==> flow/design.v <==
module packet2emesh #(parameter AW = 32,    
		      parameter PW = 104)   
   (
    input [PW-1:0]  packet_in,
    output 	    write_in,    
    output [1:0]    datamode_in, 
    output [4:0]    ctrlmode_in, 
    output [AW-1:0] dstaddr_in,  
    output [AW-1:0] srcaddr_in,  
    output [AW-1:0] data_in  
    );
   generate
      if(PW==104)
	begin : p104
	   assign write_in           = packet_in[0];   
	   assign datamode_in[1:0]   = packet_in[2:1];   
	   assign ctrlmode_in[4:0]   = {1'b0,packet_in[6:3]};   
	   assign dstaddr_in[31:0]   = packet_in[39:8]; 	 
	   assign srcaddr_in[31:0]   = packet_in[103:72];  
	   assign data_in[31:0]      = packet_in[71:40]; 
	end
      else if(PW==136)
	begin : p136
	   assign write_in           = packet_in[0];
	   assign datamode_in[1:0]   = packet_in[2:1];  
	   assign ctrlmode_in[4:0]   = packet_in[7:3];
	   assign dstaddr_in[63:0]   = {packet_in[135:104],packet_in[39:8]}; 
	   assign srcaddr_in[63:0]   = {packet_in[71:40],packet_in[135:72]};
	   assign data_in[63:0]      = packet_in[103:40];
	end
      else if(PW==72)
	begin : p72
	   assign write_in           = packet_in[0];
	   assign datamode_in[1:0]   = packet_in[2:1];  
	   assign ctrlmode_in[4:0]   = packet_in[7:3];
	   assign dstaddr_in[31:0]   = packet_in[39:8]; 
	   assign data_in[31:0]      = packet_in[71:40];
	end
      else if(PW==40)
	begin : p40
	   assign write_in           = packet_in[0];
	   assign datamode_in[1:0]   = packet_in[2:1];  
	   assign ctrlmode_in[4:0]   = packet_in[7:3];
	   assign dstaddr_in[15:0]   = packet_in[23:8]; 
	   assign data_in[15:0]      = packet_in[39:24];
	end
      else
	begin : unknown
	end
   endgenerate
endmodule  
module emesh2packet #(parameter AW = 32,    
		      parameter PW = 104)   
   (
    input 	    write_out, 
    input [1:0]     datamode_out,
    input [4:0]     ctrlmode_out,
    input [AW-1:0]  dstaddr_out,
    input [AW-1:0]  data_out, 
    input [AW-1:0]  srcaddr_out, 
    output [PW-1:0] packet_out
    );
   assign packet_out[0]       = write_out;   
   assign packet_out[2:1]     = datamode_out[1:0];
   assign packet_out[7:3]     = ctrlmode_out[4:0];
   generate   
     if(PW==136)
	begin : p136
	   assign packet_out[39:8]    = dstaddr_out[31:0];
	   assign packet_out[71:40]   = data_out[31:0];     
	   assign packet_out[103:72]  = srcaddr_out[31:0];  
	   assign packet_out[135:104] = dstaddr_out[63:32];
	end
      else if(PW==104)
	begin : p104
	   assign packet_out[39:8]    = dstaddr_out[31:0];
	   assign packet_out[71:40]   = data_out[31:0];
	   assign packet_out[103:72]  = srcaddr_out[31:0];
	end
      else if(PW==72)
	begin : p72
	   assign packet_out[39:8]    = dstaddr_out[31:0];
	   assign packet_out[71:40]   = data_out[31:0];
	end
      else if(PW==40)
	begin : p40
	   assign packet_out[23:8]    = dstaddr_out[15:0];
	   assign packet_out[39:24]   = data_out[15:0];
	end
   endgenerate
endmodule  
module oh_dsync  #(parameter PS    = 2,         
		   parameter DELAY = 0         
		   )
   (
    input  clk,  
    input  nreset,  
    input  din,  
    output dout     
    );
   localparam ASIC = 0;   
   generate
      if(ASIC)	
	begin : g0
	   asic_dsync asic_dsync (.clk(clk),
				  .nreset(nreset),
				  .din(din),
				  .dout(dout));
	end
      else
	begin : g0
	   reg [PS:0]   sync_pipe; 
	   always @ (posedge clk or negedge nreset)		 
	     if(!nreset)
	       sync_pipe[PS:0] <= 1'b0;
	     else
	       sync_pipe[PS:0] <= {sync_pipe[PS-1:0],din};	      	      
	   assign dout = (DELAY & sync_pipe[PS]) |   
			 (~DELAY & sync_pipe[PS-1]);  
      	end 
   endgenerate
endmodule  
module oh_memory_ram  # (parameter DW    = 104,            
			 parameter DEPTH = 32,             
			 parameter AW    = $clog2(DEPTH)   
			 ) 
   ( 
    input 		rd_clk, 
    input 		rd_en,  
    input [AW-1:0] 	rd_addr,  
    output reg [DW-1:0] rd_dout,  
    input 		wr_clk, 
    input 		wr_en,  
    input [AW-1:0] 	wr_addr,  
    input [DW-1:0] 	wr_wem,  
    input [DW-1:0] 	wr_din  
    );
   reg [DW-1:0]        ram    [DEPTH-1:0];  
   integer 	       i;
   always @ (posedge rd_clk)
     if(rd_en)       
       rd_dout[DW-1:0] <= ram[rd_addr[AW-1:0]];
   always @(posedge wr_clk)    
     for (i=0;i<DW;i=i+1)
       if (wr_en & wr_wem[i]) 
         ram[wr_addr[AW-1:0]][i] <= wr_din[i];
endmodule  
module oh_memory_dp # (parameter DW    = 104,       
		       parameter DEPTH = 32,        
		       parameter PROJ  = "",        
		       parameter MCW   = 8,          
		       parameter AW    = $clog2(DEPTH)  
		       ) 
   ( 
    input 	    wr_clk,  
    input 	    wr_en,  
    input [DW-1:0]  wr_wem,  
    input [AW-1:0]  wr_addr, 
    input [DW-1:0]  wr_din,  
    input 	    rd_clk,  
    input 	    rd_en,  
    input [AW-1:0]  rd_addr, 
    output [DW-1:0] rd_dout, 
    input 	    shutdown,  
    input [MCW-1:0] memconfig,  
    input [MCW-1:0] memrepair,  
    input 	    bist_en,  
    input 	    bist_we,  
    input [DW-1:0]  bist_wem,  
    input [AW-1:0]  bist_addr,  
    input [DW-1:0]  bist_din   
    );
   localparam ASIC = 0;   
   generate
      if(ASIC)
	begin : asic
	   oh_memory_ram #(.DW(DW),
			   .DEPTH(DEPTH))	     
	   memory_dp ( 
		      .rd_dout	(rd_dout[DW-1:0]),
		      .rd_clk	(rd_clk),
		      .rd_en	(rd_en),
		      .rd_addr	(rd_addr[AW-1:0]),
		      .wr_en	(wr_en),
		      .wr_clk	(wr_clk),
		      .wr_addr	(wr_addr[AW-1:0]),
		      .wr_wem	(wr_wem[DW-1:0]),
		      .wr_din	(wr_din[DW-1:0]));
	end  
      else
	begin : generic
	   oh_memory_ram #(.DW(DW),
			   .DEPTH(DEPTH))	     
	   memory_dp ( 
		      .rd_dout	(rd_dout[DW-1:0]),
		      .rd_clk	(rd_clk),
		      .rd_en	(rd_en),
		      .rd_addr	(rd_addr[AW-1:0]),
		      .wr_en	(wr_en),
		      .wr_clk	(wr_clk),
		      .wr_addr	(wr_addr[AW-1:0]),
		      .wr_wem	(wr_wem[DW-1:0]),
		      .wr_din	(wr_din[DW-1:0]));
	end  
   endgenerate
endmodule  
module oh_fifo_sync #(parameter DW        = 104,       
		      parameter DEPTH     = 32,        
		      parameter PROG_FULL = (DEPTH/2), 
		      parameter AW = $clog2(DEPTH)     
		      ) 
(
   input 	       clk,  
   input 	       nreset,  
   input [DW-1:0]      din,  
   input 	       wr_en,  
   input 	       rd_en,  
   output [DW-1:0]     dout,  
   output 	       full,  
   output 	       prog_full,  
   output 	       empty,  
   output reg [AW-1:0] rd_count      
 );
   reg [AW-1:0]        wr_addr;
   reg [AW-1:0]        rd_addr;
   wire 	       fifo_read;
   wire 	       fifo_write;
   assign empty       = (rd_count[AW-1:0] == 0);   
   assign prog_full   = (rd_count[AW-1:0] >= PROG_FULL);   
   assign full        = (rd_count[AW-1:0] == (DEPTH-1));
   assign fifo_read   = rd_en & ~empty;
   assign fifo_write  = wr_en & ~full;
   always @ ( posedge clk or negedge nreset) 
     if(!nreset) 
       begin	   
          wr_addr[AW-1:0]   <= 'd0;
          rd_addr[AW-1:0]   <= 'b0;
          rd_count[AW-1:0]  <= 'b0;
       end 
     else if(fifo_write & fifo_read) 
       begin
	  wr_addr[AW-1:0] <= wr_addr[AW-1:0] + 'd1;
	  rd_addr[AW-1:0] <= rd_addr[AW-1:0] + 'd1;	      
       end 
     else if(fifo_write) 
       begin
	  wr_addr[AW-1:0] <= wr_addr[AW-1:0]  + 'd1;
	  rd_count[AW-1:0]<= rd_count[AW-1:0] + 'd1;	
       end 
     else if(fifo_read) 
       begin	      
          rd_addr[AW-1:0] <= rd_addr[AW-1:0]  + 'd1;
          rd_count[AW-1:0]<= rd_count[AW-1:0] - 'd1;
       end
   oh_memory_dp 
     #(.DW(DW),
       .DEPTH(DEPTH))
   mem ( 
	.rd_dout	(dout[DW-1:0]),
	.rd_clk		(clk),
	.rd_en		(fifo_read),
	.rd_addr	(rd_addr[AW-1:0]),
	.wr_clk		(clk),
	.wr_en		(fifo_write),
  	.wr_wem		({(DW){1'b1}}),
	.wr_addr	(wr_addr[AW-1:0]),
	.wr_din	        (din[DW-1:0]));
endmodule  
module emaxi( 
   wr_wait, rd_wait, rr_access, rr_packet, m_axi_awid, m_axi_awaddr,
   m_axi_awlen, m_axi_awsize, m_axi_awburst, m_axi_awlock,
   m_axi_awcache, m_axi_awprot, m_axi_awqos, m_axi_awvalid, m_axi_wid,
   m_axi_wdata, m_axi_wstrb, m_axi_wlast, m_axi_wvalid, m_axi_bready,
   m_axi_arid, m_axi_araddr, m_axi_arlen, m_axi_arsize, m_axi_arburst,
   m_axi_arlock, m_axi_arcache, m_axi_arprot, m_axi_arqos,
   m_axi_arvalid, m_axi_rready,
   wr_access, wr_packet, rd_access, rd_packet, rr_wait, m_axi_aclk,
   m_axi_aresetn, m_axi_awready, m_axi_wready, m_axi_bid, m_axi_bresp,
   m_axi_bvalid, m_axi_arready, m_axi_rid, m_axi_rdata, m_axi_rresp,
   m_axi_rlast, m_axi_rvalid
   );
   parameter M_IDW  = 12;
   parameter PW     = 104;
   parameter AW     = 32;
   parameter DW     = 32;
   input 	       wr_access;
   input [PW-1:0]      wr_packet;   
   output 	       wr_wait;
   input 	       rd_access;
   input [PW-1:0]      rd_packet;
   output 	       rd_wait;
   output 	       rr_access;
   output [PW-1:0]     rr_packet;
   input 	       rr_wait;
   input  	       m_axi_aclk;     
   input  	       m_axi_aresetn;  
   output [M_IDW-1:0]  m_axi_awid;     
   output [31 : 0]     m_axi_awaddr;   
   output [7 : 0]      m_axi_awlen;    
   output [2 : 0]      m_axi_awsize;   
   output [1 : 0]      m_axi_awburst;  
   output              m_axi_awlock;   
   output [3 : 0]      m_axi_awcache;  
   output [2 : 0]      m_axi_awprot;   
   output [3 : 0]      m_axi_awqos;    
   output 	       m_axi_awvalid;  
   input 	       m_axi_awready;  
   output [M_IDW-1:0]  m_axi_wid;     
   output [63 : 0]     m_axi_wdata;    
   output [7 : 0]      m_axi_wstrb;    
   output 	       m_axi_wlast;    
   output 	       m_axi_wvalid;   
   input 	       m_axi_wready;   
   input [M_IDW-1:0]   m_axi_bid;
   input [1 : 0]       m_axi_bresp;    
   input 	       m_axi_bvalid;   
   output 	       m_axi_bready;   
   output [M_IDW-1:0]  m_axi_arid;     
   output [31 : 0]     m_axi_araddr;   
   output [7 : 0]      m_axi_arlen;    
   output [2 : 0]      m_axi_arsize;   
   output [1 : 0]      m_axi_arburst;  
   output              m_axi_arlock;   
   output [3 : 0]      m_axi_arcache;  
   output [2 : 0]      m_axi_arprot;   
   output [3 : 0]      m_axi_arqos;    
   output 	       m_axi_arvalid;  
   input 	       m_axi_arready;  
   input [M_IDW-1:0]   m_axi_rid;      
   input [63 : 0]      m_axi_rdata;    
   input [1 : 0]       m_axi_rresp;    
   input 	       m_axi_rlast;    
   input 	       m_axi_rvalid;   
   output 	       m_axi_rready;   
   reg [31 : 0]        m_axi_awaddr;
   reg [7:0] 	       m_axi_awlen;
   reg [2:0] 	       m_axi_awsize;
   reg 		       m_axi_awvalid;
   reg [63 : 0]        m_axi_wdata;
   reg [63 : 0]        m_axi_rdata_reg;
   reg [7 : 0] 	       m_axi_wstrb;
   reg 		       m_axi_wlast;
   reg 		       m_axi_wvalid;
   reg 		       awvalid_b;
   reg [31:0] 	       awaddr_b;
   reg [2:0] 	       awsize_b;
   reg [7:0] 	       awlen_b;
   reg 		       wvalid_b;
   reg [63:0] 	       wdata_b;
   reg [7:0] 	       wstrb_b;
   reg [63 : 0]        wdata_aligned;
   reg [7 : 0] 	       wstrb_aligned;
   reg 		       rr_access;
   reg [31:0] 	       rr_data;
   reg [31:0] 	       rr_srcaddr;
   reg [3:0] 	       rr_datamode;
   reg [3:0] 	       rr_ctrlmode;
   reg [31:0] 	       rr_dstaddr;
   reg [63:0] 	       m_axi_rdata_fifo;
   reg 		       rr_access_fifo;
   wire 	       aw_go;
   wire 	       w_go;
   wire 	       readinfo_wren;
   wire 	       readinfo_full;
   wire [40:0] 	       readinfo_out;
   wire [40:0] 	       readinfo_in;
   wire 	       awvalid_in;
   wire [1:0] 	       wr_datamode;
   wire [AW-1:0]       wr_dstaddr;
   wire [DW-1:0]       wr_data;
   wire [AW-1:0]       wr_srcaddr;
   wire [1:0] 	       rd_datamode;
   wire [4:0] 	       rd_ctrlmode;
   wire [AW-1:0]       rd_dstaddr;
   wire [AW-1:0]       rd_srcaddr;
   wire [1:0] 	       rr_datamode_fifo;
   wire [3:0] 	       rr_ctrlmode_fifo;
   wire [31:0] 	       rr_dstaddr_fifo;
   wire [2:0] 	       rr_alignaddr_fifo;
   wire [103:0]        packet_out;   
   wire 	       fifo_prog_full;
   wire 	       fifo_full;   	
   wire 	       fifo_rd_en;
   wire 	       fifo_wr_en;
   packet2emesh p2e_rxwr (
			  .write_in		(),
			  .datamode_in		(wr_datamode[1:0]),
			  .ctrlmode_in		(),
			  .dstaddr_in		(wr_dstaddr[AW-1:0]),
			  .data_in		(wr_data[DW-1:0]),
			  .srcaddr_in		(wr_srcaddr[AW-1:0]),
			  .packet_in		(wr_packet[PW-1:0])
			  );
   packet2emesh p2e_rxrd (
			  .write_in		(),
			  .datamode_in		(rd_datamode[1:0]),
			  .ctrlmode_in		(rd_ctrlmode[4:0]),
			  .dstaddr_in		(rd_dstaddr[AW-1:0]),
			  .data_in		(),
			  .srcaddr_in		(rd_srcaddr[AW-1:0]),
			  .packet_in		(rd_packet[PW-1:0])
			  );
   emesh2packet e2p (
		     .packet_out	(rr_packet[PW-1:0]),
		     .write_out		(1'b1),
		     .datamode_out	(rr_datamode[1:0]),
		     .ctrlmode_out	({1'b0,rr_ctrlmode[3:0]}),
		     .dstaddr_out	(rr_dstaddr[AW-1:0]),
		     .data_out		(rr_data[DW-1:0]),
		     .srcaddr_out	(rr_srcaddr[AW-1:0])
		     );
   assign m_axi_awid[M_IDW-1:0]  = {(M_IDW){1'b0}};
   assign m_axi_awburst[1:0]	= 2'b01;  
   assign m_axi_awcache[3:0]	= 4'b0000;  
   assign m_axi_awprot[2:0]	= 3'b000;
   assign m_axi_awqos[3:0]	= 4'b0000;
   assign m_axi_awlock          = 1'b0;
   assign m_axi_arid[M_IDW-1:0] = {(M_IDW){1'b0}};
   assign m_axi_arburst[1:0]	= 2'b01;  
   assign m_axi_arcache[3:0]	= 4'b0000;
   assign m_axi_arprot[2:0]	= 3'h0;
   assign m_axi_arqos[3:0]	= 4'h0;
   assign m_axi_arlock          = 1'b0;
   assign m_axi_bready    	= 1'b1; 
   assign m_axi_wid[M_IDW-1:0]  = {(M_IDW){1'b0}};
   assign aw_go       = m_axi_awvalid & m_axi_awready;
   assign w_go        = m_axi_wvalid  & m_axi_wready;
   assign wr_wait     = awvalid_b | wvalid_b;
   assign awvalid_in  = wr_access & ~awvalid_b & ~wvalid_b;
   always @( posedge m_axi_aclk )     
     if(!m_axi_aresetn) 
       begin
          m_axi_awvalid      <= 1'b0;
          m_axi_awaddr[31:0] <= 32'd0;
          m_axi_awlen[7:0]   <= 8'd0;
          m_axi_awsize[2:0]  <= 3'd0;	  
          awvalid_b          <= 1'b0;
          awaddr_b           <= 'd0;
          awlen_b[7:0]       <= 'd0;
          awsize_b[2:0]      <= 'd0;
       end 
     else 
       begin
          if( ~m_axi_awvalid | aw_go ) 
	    begin
               if( awvalid_b ) 
		 begin
		    m_axi_awvalid       <= 1'b1;
		    m_axi_awaddr[31:0]  <= awaddr_b[31:0];
		    m_axi_awlen[7:0]    <= awlen_b[7:0];
		    m_axi_awsize[2:0]   <= awsize_b[2:0];
		 end 
	      else 
		begin
		   m_axi_awvalid       <= awvalid_in;
		   m_axi_awaddr[31:0]  <= wr_dstaddr[31:0];
		   m_axi_awlen[7:0]    <= 8'b0;
		   m_axi_awsize[2:0]   <= { 1'b0, wr_datamode[1:0]};
		end
	    end
          if( awvalid_in & m_axi_awvalid & ~aw_go )
            awvalid_b <= 1'b1;
          else if( aw_go )
            awvalid_b <= 1'b0;
         if( awvalid_in )
	   begin
              awaddr_b[31:0]  <= wr_dstaddr[31:0];
              awlen_b[7:0]    <= 8'b0;
              awsize_b[2:0]   <= { 1'b0, wr_datamode[1:0] };
         end        
       end  
   always @*
     case( wr_datamode[1:0] )        
       2'b00:    wdata_aligned[63:0] = { 8{wr_data[7:0]}};
       2'b01:    wdata_aligned[63:0] = { 4{wr_data[15:0]}};
       2'b10:    wdata_aligned[63:0] = { 2{wr_data[31:0]}};
       default: wdata_aligned[63:0]  = { wr_srcaddr[31:0], wr_data[31:0]};
     endcase
   always @*
     begin
	case(wr_datamode[1:0])
          2'd0:  
            case(wr_dstaddr[2:0])
              3'd0:    wstrb_aligned[7:0] = 8'h01;
              3'd1:    wstrb_aligned[7:0] = 8'h02;
              3'd2:    wstrb_aligned[7:0] = 8'h04;
              3'd3:    wstrb_aligned[7:0] = 8'h08;
              3'd4:    wstrb_aligned[7:0] = 8'h10;
              3'd5:    wstrb_aligned[7:0] = 8'h20;
              3'd6:    wstrb_aligned[7:0] = 8'h40;
              default: wstrb_aligned[7:0] = 8'h80;
            endcase
          2'd1:  
            case(wr_dstaddr[2:1])
              2'd0:    wstrb_aligned[7:0] = 8'h03;
              2'd1:    wstrb_aligned[7:0] = 8'h0c;
              2'd2:    wstrb_aligned[7:0] = 8'h30;
              default: wstrb_aligned[7:0] = 8'hc0;
            endcase
          2'd2:  
            if(wr_dstaddr[2])
	      wstrb_aligned[7:0] = 8'hf0;
            else
	      wstrb_aligned[7:0] = 8'h0f;
	  2'd3: 
	    wstrb_aligned[7:0] = 8'hff;
	endcase  
     end  
   always @ (posedge m_axi_aclk )
     if(~m_axi_aresetn) 
       begin	  
	  m_axi_wvalid      <= 1'b0;
          m_axi_wdata[63:0] <= 64'b0;
          m_axi_wstrb[7:0]  <= 8'b0;
          m_axi_wlast       <= 1'b1;  
          wvalid_b          <= 1'b0;
          wdata_b[63:0]     <= 64'b0;
          wstrb_b[7:0]      <= 8'b0;         
       end 
     else 
       begin
          if( ~m_axi_wvalid | w_go ) 
	    begin
            if( wvalid_b ) 
	      begin
		 m_axi_wvalid       <= 1'b1;
		 m_axi_wdata[63:0]  <= wdata_b[63:0];
		 m_axi_wstrb[7:0]   <= wstrb_b[7:0];
              end 
	    else 
	      begin
		 m_axi_wvalid       <= awvalid_in;
		 m_axi_wdata[63:0]  <= wdata_aligned[63:0];
		 m_axi_wstrb[7:0]   <= wstrb_aligned[7:0];
              end
            end  
         if( wr_access & m_axi_wvalid & ~w_go )
           wvalid_b <= 1'b1;
         else if( w_go )
           wvalid_b <= 1'b0;
          if( awvalid_in ) 
	    begin
               wdata_b[63:0] <= wdata_aligned[63:0];
               wstrb_b[7:0]  <= wstrb_aligned[7:0];
            end
       end  
   assign  readinfo_in[40:0] = {rd_srcaddr[31:0], 
				rd_dstaddr[2:0],  
				rd_ctrlmode[3:0], 
				rd_datamode[1:0]  
				};
   wire sync_nreset;   
   oh_dsync dsync(.dout	(sync_nreset),
	       .clk	(m_axi_aclk),
	       .nreset       (1'b1),
	       .din	(m_axi_aresetn)
	       );
   oh_fifo_sync #(.DW(104), 
		   .DEPTH(32)) 
   fifo_async (.full		(fifo_full),
	       .prog_full	(fifo_prog_full),
	       .dout		(packet_out[103:0]),
	       .empty		(),
	       .nreset		(sync_nreset),
	       .clk	        (m_axi_aclk),
	       .wr_en		(fifo_wr_en),
	       .din		({63'b0,readinfo_in[40:0]}),
	       .rd_en		(fifo_rd_en)
	       ); 
   assign  rr_datamode_fifo[1:0]  = packet_out[1:0];
   assign  rr_ctrlmode_fifo[3:0]  = packet_out[5:2];
   assign  rr_alignaddr_fifo[2:0] = packet_out[8:6];
   assign  rr_dstaddr_fifo[31:0]  = packet_out[40:9];
   assign    m_axi_araddr[31:0]   = rd_dstaddr[31:0];
   assign    m_axi_arsize[2:0]    = {1'b0, rd_datamode[1:0]};
   assign    m_axi_arlen[7:0]     = 8'd0;  
   assign    m_axi_arvalid        = rd_access & ~fifo_prog_full;  
   assign    fifo_wr_en           = m_axi_arvalid & m_axi_arready ;
   assign    rd_wait              = ~m_axi_arready | fifo_prog_full; 
   assign    fifo_rd_en           =  m_axi_rvalid & m_axi_rready; 
   assign    m_axi_rready         = ~rr_wait;  
   always @ (posedge m_axi_aclk)
     if(!m_axi_aresetn) 
       begin
	  rr_access_fifo  <= 1'b0;	  
	  rr_access       <= 1'b0;	  
       end
     else	 
       begin
	  rr_access_fifo   <= fifo_rd_en;
	  rr_access        <= rr_access_fifo;	  
       end
   always @ (posedge m_axi_aclk)    
     begin	  
	m_axi_rdata_fifo[63:0] <= m_axi_rdata[63:0];      	  
	rr_datamode[1:0]       <= rr_datamode_fifo[1:0];
	rr_ctrlmode[3:0]       <= rr_ctrlmode_fifo[3:0];
	rr_dstaddr[31:0]       <= rr_dstaddr_fifo[31:0];	  
	case(rr_datamode_fifo[1:0]) 
          2'd0:   
            case(rr_alignaddr_fifo[2:0])
	      3'd0:     rr_data[31:0] <= {24'b0,m_axi_rdata_fifo[7:0]};
	      3'd1:     rr_data[31:0] <= {24'b0,m_axi_rdata_fifo[15:8]};
	      3'd2:     rr_data[31:0] <= {24'b0,m_axi_rdata_fifo[23:16]};
	      3'd3:     rr_data[31:0] <= {24'b0,m_axi_rdata_fifo[31:24]};
	      3'd4:     rr_data[31:0] <= {24'b0,m_axi_rdata_fifo[39:32]};
	      3'd5:     rr_data[31:0] <= {24'b0,m_axi_rdata_fifo[47:40]};
	      3'd6:     rr_data[31:0] <= {24'b0,m_axi_rdata_fifo[55:48]};
	      3'd7:     rr_data[31:0] <= {24'b0,m_axi_rdata_fifo[63:56]};
	      default:  rr_data[31:0] <= {24'b0,m_axi_rdata_fifo[7:0]};
            endcase	    
          2'd1:   
            case(rr_alignaddr_fifo[2:1])
	      2'd0:    rr_data[31:0] <= {16'b0,m_axi_rdata_fifo[15:0]};
	      2'd1:    rr_data[31:0] <= {16'b0,m_axi_rdata_fifo[31:16]};
	      2'd2:    rr_data[31:0] <= {16'b0,m_axi_rdata_fifo[47:32]};
	      2'd3:    rr_data[31:0] <= {16'b0,m_axi_rdata_fifo[63:48]};
	      default: rr_data[31:0] <= {16'b0,m_axi_rdata_fifo[15:0]};
            endcase
          2'd2:   
	    begin
               if(rr_alignaddr_fifo[2])
		 rr_data[31:0] <= m_axi_rdata_fifo[63:32];
               else
		 rr_data[31:0] <= m_axi_rdata_fifo[31:0];
	    end
          2'd3: 
	    begin  
	       rr_data[31:0]     <= m_axi_rdata_fifo[31:0];
	       rr_srcaddr[31:0]  <= m_axi_rdata_fifo[63:32];
            end
        endcase         
     end  
endmodule  
# Reports on emaxi
# What the tools print for emaxi, step after step.
# Line numbers count from 1 in the design file above.
# Operators: Yosys type, input widths -> output width; for muxes data width and select width s.
# Cell names lack the library's common part.
# A cell with n/a has no value.
# inputs
top_module	emaxi
clock	m_axi_aclk
cell_library	sky130hd
pvt_corner	tt_025C_1v80

# Word-level counts
# Counts by Yosys on the flattened word-level netlist (proc, flatten, opt, wreduce; memories kept). Register bits leave out memories and registers merged into their read ports (data or address). Print and check cells are left out. Cells with the same type and inputs are merged into one.
# Yosys's memory passes give these memory sizes; they may raise the number of words (mostly to a power of two), join words into wider ones and drop unused or constant bits.
# classes
div	0
eq_ne	26
n_mux	131
n_mul	0
n_addsub	4
n_cmp	1
bitwise	30
n_shift	0
reduce_logical	14
# ops
operator	n
$mux 104	104
$pmux 32 s8	1
$pmux 32 s4	2
$pmux 64 s3	1
$mux 64	1
$mux 32	2
$pmux 8 s7	1
$mux 5	7
$pmux 8 s4	1
$pmux 8 s3	1
$eq 3x3->1 const B	7
$mux 8	2
$add 5x1->5 const B	3
$and 1x1->1	14
$eq 2x2->1 const B	7
$not 1->1	12
$eq 3x2->1 const B	4
$reduce_bool 2->1	5
$eq 2x1->1 const B	4
$logic_not 2->1	4
$mux 1	7
$eq 3x1->1 const B	2
$logic_not 3->1	2
$sub 5x1->5 const B	1
$ge 5x5->1 const B	1
$eq 5x5->1 const B	1
$logic_not 5->1	1
$or 1x1->1	4
# Other operator kinds: 3; their cells: 4.
# word_totals
n_memories	1
mem_bits_rw	3328
inputBits	311
register_bits	401
latch_bits	0
clocked_rd_ports_x_width	104
mem_bits_ro	0
elab_cells	231
# memory_table
name	size	word_bits	read_ports	wr	line	text
fifo_async.mem.generic.memory_dp.ram	32	104	1	1	138	reg [DW-1:0]        ram    [DEPTH-1:0];

# Logic depth
# Longest topological path by Yosys (ltp), each cell counted once; first at word level (registers and memories cut), then after technology mapping (sequential cells cut; the memories' decode and read muxes count).
# depth
word_depth	8
abc_area	0
depth_mapped	9
mapped_depth_nobuf	9

# Synthesis result
# Source: synth_stat.txt of the flow (Yosys; design flattened, memories mapped). It holds for the ABC_AREA given above (unset counts as 0); a run with the other value may have another netlist.
# The area totals of this step are shown rounded.
# by_type
cell	n
edfxtp_1	1385
dfxtp_1	354
mux2i_1	422
mux4_2	170
a22oi_1	190
a21oi_1	277
buf_4	138
nand2_1	245
nor2b_1	118
a211oi_1	86
nor2_1	171
clkbuf_1	134
nand3_1	96
buf_2	86
o21ai_0	82
dfrtp_1	15
nand4_1	44
mux2_2	18
# Other cell types: 43; their cells: 186.
# mapped
sequential_area_um2	49100
synth_area_um2	67500
flip_flops	1754
cell_count	4217
# The figures by module come from a second, unflattened synthesis with its own total; it is not the netlist above.
# unflattened
hier_cells	12174
area_unflattened_um2	163000
# Each row is one instance without its submodules.
# modules
mod	mod_area_um2	n_cells	n_inst
oh_memory_ram	145000	10174	1
emaxi	15200	1601	1
packet2emesh	785	105	2
oh_fifo_sync	865	83	1
emesh2packet	781	104	1
oh_dsync	50.0	2	1
oh_memory_dp	0.0	0	1

# Path before layout
# OpenSTA on the mapped netlist: ideal clock, no wires. The path of least setup slack (recovery checks aside). Input and output delay are each 20% of the period. Register names are those of the netlist, which keeps one name where synthesis merged equal registers.
# synth_path
path_kind	in2reg
startpoint	in rd_access
endpoint	mem fifo_async.mem.generic.memory_dp.ram[31][0]
arrival_time_ns	3.675
setup_slack_ns	0.885
input_delay_ns	1.000
setup_ns	0.440
path_buffers	1
delay_ns	3.115
tclk_ns	5.0
path_stages	6
synth_period_reached_ns	4.115
# "delay_ns" is the arrival time less input delay plus setup time.
# "path_stages" counts driving pins, that of a launching flip-flop among them; a cell with two outputs on the path counts twice.
# "synth_period_reached_ns" is the clock period less the worst setup slack; recovery checks do not enter. This is arithmetic on one report: input and output delays are still those of the set period (20% each).
# synth_via
path_cell_list	nor2b_1 nand2_1 inv_2 nand2_1 clkbuf_1 nor2_1
# synth_lines
item	line	text
start: declaration	289	input rd_access;
end: declaration	138	reg [DW-1:0]        ram    [DEPTH-1:0];
# No chain of elaborated cells between the ends is given.

# Path in the finished layout
# Path of least setup slack in the final report of record 1 (OpenROAD, finished layout, wires in). Where an end is a register, its clock arrival counts in the times.
# layout_path
path_kind	reg2out
startpoint	reg wvalid_b
endpoint	out wr_wait
tclk_ns	2.47
path_stages	3
path_buffers	1
out_delay_ns	0.49
setup_slack_ns	-0.04
arrival_time_ns	2.02
# The rows between start and end are the longest chain of elaborated cells between them; the timing report does not say that the signal goes this way. Where chains are equally long, one stands for them.
# Each line given opens the expression or statement behind the cell; cells for indexed reads and writes are added by Yosys, which also makes memories of some case tables.
# At most two assigning lines are given for a register; there are more.
# layout_via
path_cell_list	dfxtp_4 or2_2 clkdlybuf4s50_1
elab_chain_cells	1
cells_between	1
lines_between	1
cone_classes	logic (1)
# layout_lines
item	line	text
start: declaration	348	reg wvalid_b;
start: assignment	516	wvalid_b          <= 1'b0;
start: assignment	538	wvalid_b <= 1'b1;
$or 1x1->1	428	assign wr_wait     = awvalid_b | wvalid_b;
end: declaration	288	output wr_wait;

# Below are 2 stored runs of the flow (Yosys, OpenROAD; platform sky130hd) on emaxi, each with its settings and what was measured, unordered. Constraints: input delay and output delay 20% of the set period each, output load 0.01 pF.
# By "achievedPeriod_ns" is meant the clock period of the run minus its worst setup slack. This is arithmetic on one report: input and output delays are still those of the set period (20% each).
# "worst_path_ns": the worst setup path's part of the clock period (all of it between registers, 20% less for each end at a port) less its slack. A launch clock that arrives late makes it longer, a capture clock that arrives late makes it shorter.
# "power_uw" is the tool's figure for a default switching activity; nothing was simulated.
# The results are shown rounded.
# Settings: - = not set for that run.
setting or result,record 1,record 2
CORE_UTILIZATION,33,40
GPL_ROUTABILITY_DRIVEN,1,-
PLACE_DENSITY_LB_ADDON,0.05,0.05
SETUP_SLACK_MARGIN,-0.17,-
period_ns,2.47,5.0
CAP_MARGIN,20,20
CORE_MARGIN,2,2
SLEW_MARGIN,20,20
CTS_CLUSTER_DIAMETER,-,228
HOLD_SLACK_MARGIN,-,-0.03
final_setup_tns_ns,-0.142,0.000
final_cell_area_um2,84600,80800
post_synth_area_um2,67500,67500
final_die_area_um2,208000,172000
worst_path_ns,2.02,2.47
critical_path_kind,reg2out,reg2out
power_uw,88800,41800
final_util_pct,41.7,48.3
ws_setup_ns,-0.039,1.53
achievedPeriod_ns,2.509,3.470
